==> flow/design.v <==
module pwm #(
    parameter step = 10000
)(
    input logic clk, 
    input logic rst,
    input integer duty_cycle,  
    output logic pwm_out
);
    integer pwm_on;
    localparam integer scalar = step/100;
    int pwm_count;
    logic switch;
    always_ff @(posedge clk) begin
        if (rst) begin
            pwm_on <= 0;
            pwm_count <= 0;
            switch <= 0;
        end
        else begin
        pwm_on <= duty_cycle*scalar;
        if (duty_cycle >= 99 || duty_cycle <= 1) begin
            if (duty_cycle >= 99) begin
                switch <= 0;
            end
            if (duty_cycle <= 1) begin
                switch <= 1;
            end
        end
        else begin
            if (pwm_count > pwm_on - 1) begin
                switch <= 1;
                if (pwm_count > step - 1) begin
                    pwm_count <= 0;
                    switch <= 0;
                end
                else begin
                    pwm_count <= pwm_count + 1;
                end
            end
            else begin
                pwm_count <= pwm_count + 1;
            end
        end
        end
    end
    assign pwm_out = (switch) ? 1'b1 : 1'b0;
endmodule
module ramp #(
    parameter step = 2000000,  
    parameter [0:6] steps = 7'b0011100,  
    parameter int n_steps = $bits(steps)
)(
    input logic clk,
    input logic rst,
    output int pwm_value
);
    integer stage;  
    integer count;  
    integer pwm_count;  
    localparam integer substep = step / 100;
    function automatic integer rate(input integer i);
        integer next;
        integer current;
        begin
            if (i < n_steps - 1) next = steps[i + 1] ? 100 : 0;
            else next = steps[0] ? 100 : 0;
            current = steps[i] ? 100 : 0;
            rate = (next - current) / 100;
        end
    endfunction
    integer stage_rate;
    always_comb begin
        stage_rate = 0;
        for (int i = 0; i < n_steps; i++)
            if (stage == i) stage_rate = rate(i);
    end
    always_ff @(posedge clk) begin
        if (rst) begin
            stage <= 0;
            count <= 0;
            pwm_count <= 0;
            if (steps[0]) pwm_value <= 100;
            else pwm_value <= 0;
        end
        else begin
        pwm_count <= pwm_count + 1;
        if (pwm_count == substep - 1) begin
            pwm_value <= pwm_value + stage_rate;
            pwm_count <= 0;
        end
        count <= count + 1;  
        if (count == step) begin
            count <= 0;  
            if (stage < n_steps - 1) begin
                stage <= stage + 1;
            end 
            else begin
                stage <= 0;
                if (steps[0]) pwm_value <= 100;
                else pwm_value <= 0;
            end
        end
        end
    end
endmodule
module top(
    input logic clk,
    input logic rst,
    output logic    RGB_G,
    output logic    RGB_R,
    output logic    RGB_B
);
    logic red_out;
    integer red;
    logic green_out;
    integer green;
    logic blue_out;
    integer blue;
    ramp #(
        .steps (7'b1100011)
    )
    u1 (
        .clk (clk),
        .rst (rst),
        .pwm_value (red)
    );
    ramp #(
        .steps (7'b0111000)
    )
    u2 (
            .clk (clk),
            .rst (rst),
            .pwm_value (green)
        );
    ramp #(
        .steps (7'b0001110)
    )
    u3 (
        .clk (clk),
        .rst (rst),
        .pwm_value (blue)
    );
    pwm u4 (
        .clk (clk),
        .rst (rst),
        .duty_cycle (red),
        .pwm_out (red_out)
    );
    assign RGB_R = red_out;
    pwm u5 (
        .clk (clk),
        .rst (rst),
        .duty_cycle (green),
        .pwm_out (green_out)
    );
    assign RGB_G = green_out;
    pwm u6 (
        .clk (clk),
        .rst (rst),
        .duty_cycle (blue),
        .pwm_out (blue_out)
    );
    assign RGB_B = blue_out;
endmodule
Reports on top
The steps from the RTL of top to its reports follow in flow order.
Lines are those of the file above, counted from 1.
Operators: Yosys type, input widths -> output width; for muxes data width and select width s.
Cell names lack the library's common part.
{"block": "setup", "top_module": "top", "clk_port": "clk", "library": "sky130hd", "lib_corner": "tt_025C_1v80"}

Word level
Counts by Yosys on the flattened word-level netlist (proc, flatten, opt, wreduce; memories kept). Register bits leave out memories and registers merged into their read ports (data or address). Print and check cells are left out. Cells with the same type and inputs are merged into one.
{"block": "word_totals", "reg_bits": 573, "elab_cells": 153}
{"block": "classes", "addsub": 18, "mul": 3, "cmp": 15, "n_eq": 26, "n_mux": 54, "reduce_logical": 16}
{"block": "op_table", "cell": "$mux 32", "n": 30}
{"block": "op_table", "cell": "$mul 32x6->30 const B", "n": 3}
{"block": "op_table", "cell": "$add 32x2->32 const B", "n": 12}
{"block": "op_table", "cell": "$eq 32x4->1 const B", "n": 9}
{"block": "op_table", "cell": "$eq 32x3->1 const B", "n": 6}
{"block": "op_table", "cell": "$gt 32x15->1 const B", "n": 3}
{"block": "op_table", "cell": "$eq 32x16->1 const B", "n": 3}
{"block": "op_table", "cell": "$sub 32x2->32 const B", "n": 3}
{"block": "op_table", "cell": "$le 32x2->1 const B", "n": 3}
{"block": "op_table", "cell": "$eq 32x22->1 const B", "n": 3}
{"block": "op_table", "cell": "$add 32x32->32", "n": 3}
{"block": "op_table", "cell": "$gt 32x32->1", "n": 3}
{"block": "op_table", "cell": "$lt 32x4->1 const B", "n": 3}
{"block": "op_table", "cell": "$ge 32x8->1 const B", "n": 3}
{"block": "op_table", "cell": "$eq 32x2->1 const B", "n": 2}
{"block": "op_table", "cell": "$logic_not 32->1", "n": 1}
{"block": "op_table", "cell": "$mux 1", "n": 24}
{"block": "op_table", "cell": "$reduce_or 2->1", "n": 6}
{"block": "op_table", "cell": "$ne 3x1->1 const B", "n": 3}
{"block": "op_table", "cell": "$reduce_and 2->1", "n": 3}
{"block": "op_table", "cell": "$reduce_bool 2->1", "n": 3}
{"block": "op_table", "cell": "$logic_or 1x1->1", "n": 3}

Depth
Yosys ltp: most cells in a row. Word level: on the elaborated netlist, between registers, memories and ports. Mapped: between sequential cells and ports; inverters and the memories' decode and read muxes count.
{"block": "depth", "ltp_word": 12, "ABC_AREA": 0, "depth_mapped": 20, "mapped_depth_nobuf": 20}

Synthesis result
The flow's flattened synthesis, as Yosys stat reports it; memories are mapped. The netlist is that of the ABC_AREA named above (0 if unset); the other value can give another one.
Totals and module areas in this step are rounded.
{"block": "by_type", "type": "dfxtp_1", "n": 573}
{"block": "by_type", "type": "ha_1", "n": 495}
{"block": "by_type", "type": "xor2_1", "n": 307}
{"block": "by_type", "type": "nor2_1", "n": 612}
{"block": "by_type", "type": "xnor2_1", "n": 245}
{"block": "by_type", "type": "inv_1", "n": 476}
{"block": "by_type", "type": "fa_1", "n": 78}
{"block": "by_type", "type": "nand2_1", "n": 411}
{"block": "by_type", "type": "a21oi_1", "n": 307}
{"block": "by_type", "type": "nand3_1", "n": 190}
{"block": "by_type", "type": "a21o_1", "n": 126}
{"block": "by_type", "type": "o21ai_0", "n": 141}
{"block": "by_type", "type": "nand4_1", "n": 108}
{"block": "by_type", "type": "and3_1", "n": 93}
{"block": "by_type", "type": "nor4_1", "n": 90}
{"block": "by_type", "type": "or3_1", "n": 77}
{"block": "by_type", "type": "clkbuf_1", "n": 92}
{"block": "by_type", "type": "nor3_1", "n": 67}
Not listed: further types 63, cells in them 379.
{"block": "mapped", "cell_count": 4867, "synth_area_um2": 39700, "seq_area_um2": 11500, "flip_flops": 573, "n_buf": 99}
The figures by module come from a second, unflattened synthesis with its own total; it is not the netlist above.
{"block": "unflattened", "cells_unflattened": 5142, "area_unflattened_um2": 41700}
Each row is one instance without its submodules.
{"block": "modules", "module": "pwm", "n_inst": 3, "cells": 830, "mod_area_um2": 6770}
{"block": "modules", "module": "ramp #(steps=99)", "n_inst": 1, "cells": 880, "mod_area_um2": 7180}
{"block": "modules", "module": "ramp #(steps=14)", "n_inst": 1, "cells": 884, "mod_area_um2": 7100}
{"block": "modules", "module": "ramp #(steps=56)", "n_inst": 1, "cells": 888, "mod_area_um2": 7070}
{"block": "modules", "module": "top", "n_inst": 1, "cells": 0, "mod_area_um2": 0.0}

Timing after synthesis
Source: OpenSTA report_checks on the synthesized netlist (no wires, ideal clock, input and output delay 20% of the period each), path of least setup slack; recovery checks are left aside. Register names are those of the netlist, which keeps one name where synthesis merged equal registers.
{"block": "synth_timing", "path_type": "register to register", "startpoint": "register u1.stage[6]", "endpoint": "register u1.pwm_value[31]", "tclk_ns": 10.0, "setup_ns": 0.072, "t_arrival_ns": 6.042, "required_time_ns": 9.928, "slack_ns": 3.886, "path_delay_ns": 6.114, "stages": 15, "synth_period_reached_ns": 6.114}
"path_delay_ns" is the arrival time less input delay plus setup time.
"stages": output pins that drive a net of the path, with the launching flip-flop's if there is one; two outputs of one cell count as two.
"synth_period_reached_ns" = period - worst setup slack (recovery checks aside). The figure is calculated, with input and output delays left at 20% of the set period.
Between the ends stands the longest chain of elaborated cells between them, by number of cells; it is not shown to be the way that was timed. Of several equally long chains one is given.
Each line given opens the expression or statement behind the cell; cells for indexed reads and writes are added by Yosys, which also makes memories of some case tables.
At most two assigning lines are given for a register; there are more.
{"block": "synth_between", "cell_sequence": "dfxtp_1 -> nor4_1 -> nand4_1 -> nor4_1 -> ha_1 -> a211o_1 -> a21oi_1 -> a211oi_1 -> o21ai_0 -> a21oi_1 -> a31o_2 -> a211oi_1 -> o21ai_0 -> mux2i_1 -> mux2i_1", "elab_chain_cells": 11, "cells_between": 17}
{"block": "synth_rtl", "element": "start: declaration", "line_no": 57, "rtl": "integer stage;"}
{"block": "synth_rtl", "element": "start: assignment", "line_no": 79, "rtl": "stage <= 0;"}
{"block": "synth_rtl", "element": "start: assignment", "line_no": 95, "rtl": "stage <= stage + 1;"}
{"block": "synth_rtl", "element": "$eq 32x2->1", "line_no": 75, "rtl": "if (stage == i) stage_rate = rate(i);"}
{"block": "synth_rtl", "element": "$mux 32 (6 in a row)", "line_no": 75}
{"block": "synth_rtl", "element": "$add 32x32->32", "line_no": 88, "rtl": "pwm_value <= pwm_value + stage_rate;"}
{"block": "synth_rtl", "element": "$mux 32", "line_no": 87, "rtl": "if (pwm_count == substep - 1) begin"}
{"block": "synth_rtl", "element": "$mux 32", "line_no": 94, "rtl": "if (stage < n_steps - 1) begin"}
{"block": "synth_rtl", "element": "$mux 32", "line_no": 92, "rtl": "if (count == step) begin"}
{"block": "synth_rtl", "element": "end: assignment", "line_no": 88}
{"block": "synth_rtl", "element": "end: assignment", "line_no": 99, "rtl": "if (steps[0]) pwm_value <= 100;"}
{"block": "synth_rtl", "element": "end: declaration", "line_no": 55, "rtl": "output int pwm_value"}

Worst path after layout
From the final timing report of entry A: the path of least setup slack in the routed layout; clock arrival at registers is part of the times.
{"block": "layout_timing", "path_type": "register to register", "startpoint": "register u5.pwm_on[2]", "endpoint": "register u5.pwm_count[22]", "tclk_ns": 6.37, "setup_ns": 0.15, "t_arrival_ns": 5.41, "required_time_ns": 6.81, "slack_ns": 1.40, "stages": 16}
Between the ends stands the longest chain of elaborated cells between them, by number of cells; it is not shown to be the way that was timed. Of several equally long chains one is given.
At most two assigning lines are given for a register; there are more.
{"block": "layout_between", "cell_sequence": "dfxtp_1 -> nor3_1 -> nand2b_1 -> or4_1 -> nand3b_1 -> nand2b_1 -> or4_1 -> xor2_1 -> ha_1 -> nand4_1 -> nor4_1 -> o21ai_0 -> o2111ai_1 -> xnor2_1 -> a41o_1 -> nor2_1", "elab_chain_cells": 3, "cells_between": 3}
{"block": "layout_rtl", "element": "start: declaration", "line_no": 9, "rtl": "integer pwm_on;"}
{"block": "layout_rtl", "element": "start: assignment", "line_no": 15, "rtl": "pwm_on <= 0;"}
{"block": "layout_rtl", "element": "start: assignment", "line_no": 20, "rtl": "pwm_on <= duty_cycle*scalar;"}
{"block": "layout_rtl", "element": "$sub 32x2->32", "line_no": 30, "rtl": "if (pwm_count > pwm_on - 1) begin"}
{"block": "layout_rtl", "element": "$gt 32x32->1", "line_no": 30}
{"block": "layout_rtl", "element": "$mux 32", "line_no": 30}
{"block": "layout_rtl", "element": "end: assignment", "line_no": 37, "rtl": "pwm_count <= pwm_count + 1;"}
{"block": "layout_rtl", "element": "end: assignment", "line_no": 41, "rtl": "pwm_count <= pwm_count + 1;"}
{"block": "layout_rtl", "element": "end: declaration", "line_no": 11, "rtl": "int pwm_count;"}

Stored flow runs of top (4 of them; Yosys, OpenROAD, sky130hd). They differ in their settings and are not a sequence. Constraints: input delay and output delay 20% of the set period each, output load 0.01 pF.
"achievedPeriod_ns" means the clock period less the worst setup slack. The figure is calculated, with input and output delays left at 20% of the set period.
"worst_path_allowed_less_slack_ns" is the time allowed to the run's worst setup path (the clock period less input and output delay, where it has them) less its slack. Clock arrival times count: a late capture clock shortens it, a late launch clock lengthens it.
"totalPower_mw" rests on the timing tool's default activity at the inputs, not on a simulated workload.
Values from the reports are rounded here.

{"run": "entry A", "settings": { "CAP_MARGIN": 10, "CELL_PAD_IN_SITES_GLOBAL_PLACEMENT": 0, "CORE_UTILIZATION": 16, "CTS_CLUSTER_DIAMETER": 86, "PLACE_DENSITY": 0.85, "SETUP_SLACK_MARGIN": -0.02, "TNS_END_PERCENT": 60, "period_ns": 6.37, "CORE_MARGIN": 2, "SLEW_MARGIN": 20 }, "results": { "yosys_chip_area_um2": 39700, "design_die_area_um2": 252000, "finish.stdcell_area_um2": 46000, "finalUtil_frac": 0.187, "setup_ws_ns": 1.40, "tns_setup_ns": 0.000, "worst_hold_slack_ns": 0.463, "totalPower_mw": 7.72, "achievedPeriod_ns": 4.968, "worst_path_allowed_less_slack_ns": 4.97, "worst_path_kind": "register to register" }}
{"run": "entry B", "settings": { "CAP_MARGIN": 20, "CELL_PAD_IN_SITES_DETAIL_PLACEMENT": 0, "CELL_PAD_IN_SITES_GLOBAL_PLACEMENT": 0, "CORE_ASPECT_RATIO": 0.84, "CORE_MARGIN": 9, "CORE_UTILIZATION": 21, "CTS_CLUSTER_DIAMETER": 313, "HOLD_SLACK_MARGIN": 0.17, "MAX_ROUTING_LAYER": "met4", "MIN_ROUTING_LAYER": "met1", "PLACE_DENSITY_LB_ADDON": 0.19, "period_ns": 6.5, "SLEW_MARGIN": 20 }, "results": { "yosys_chip_area_um2": 39700, "design_die_area_um2": 205000, "finish.stdcell_area_um2": 45300, "finalUtil_frac": 0.242, "setup_ws_ns": 1.37, "tns_setup_ns": 0.000, "worst_hold_slack_ns": 0.458, "totalPower_mw": 8.03, "achievedPeriod_ns": 5.127, "worst_path_allowed_less_slack_ns": 5.13, "worst_path_kind": "register to register" }}
{"run": "entry C", "settings": { "CAP_MARGIN": 5, "PLACE_DENSITY": 0.42, "period_ns": 10.0, "CORE_MARGIN": 2, "CORE_UTILIZATION": 40, "SLEW_MARGIN": 20 }, "results": { "yosys_chip_area_um2": 39700, "design_die_area_um2": 102000, "finish.stdcell_area_um2": 43500, "finalUtil_frac": 0.442, "setup_ws_ns": 5.10, "tns_setup_ns": 0.000, "worst_hold_slack_ns": 0.464, "totalPower_mw": 5.03, "achievedPeriod_ns": 4.900, "worst_path_allowed_less_slack_ns": 4.90, "worst_path_kind": "register to register" }}
{"run": "entry D", "settings": { "CORE_UTILIZATION": 63, "period_ns": 4.81, "CAP_MARGIN": 20, "CORE_MARGIN": 2, "SLEW_MARGIN": 20 }, "results": { "yosys_chip_area_um2": 39700, "design_die_area_um2": 65000, "finish.stdcell_area_um2": 43100, "finalUtil_frac": 0.687, "setup_ws_ns": 0.336, "tns_setup_ns": 0.000, "worst_hold_slack_ns": 0.459, "totalPower_mw": 10.3, "achievedPeriod_ns": 4.474, "worst_path_allowed_less_slack_ns": 4.47, "worst_path_kind": "register to register" }}
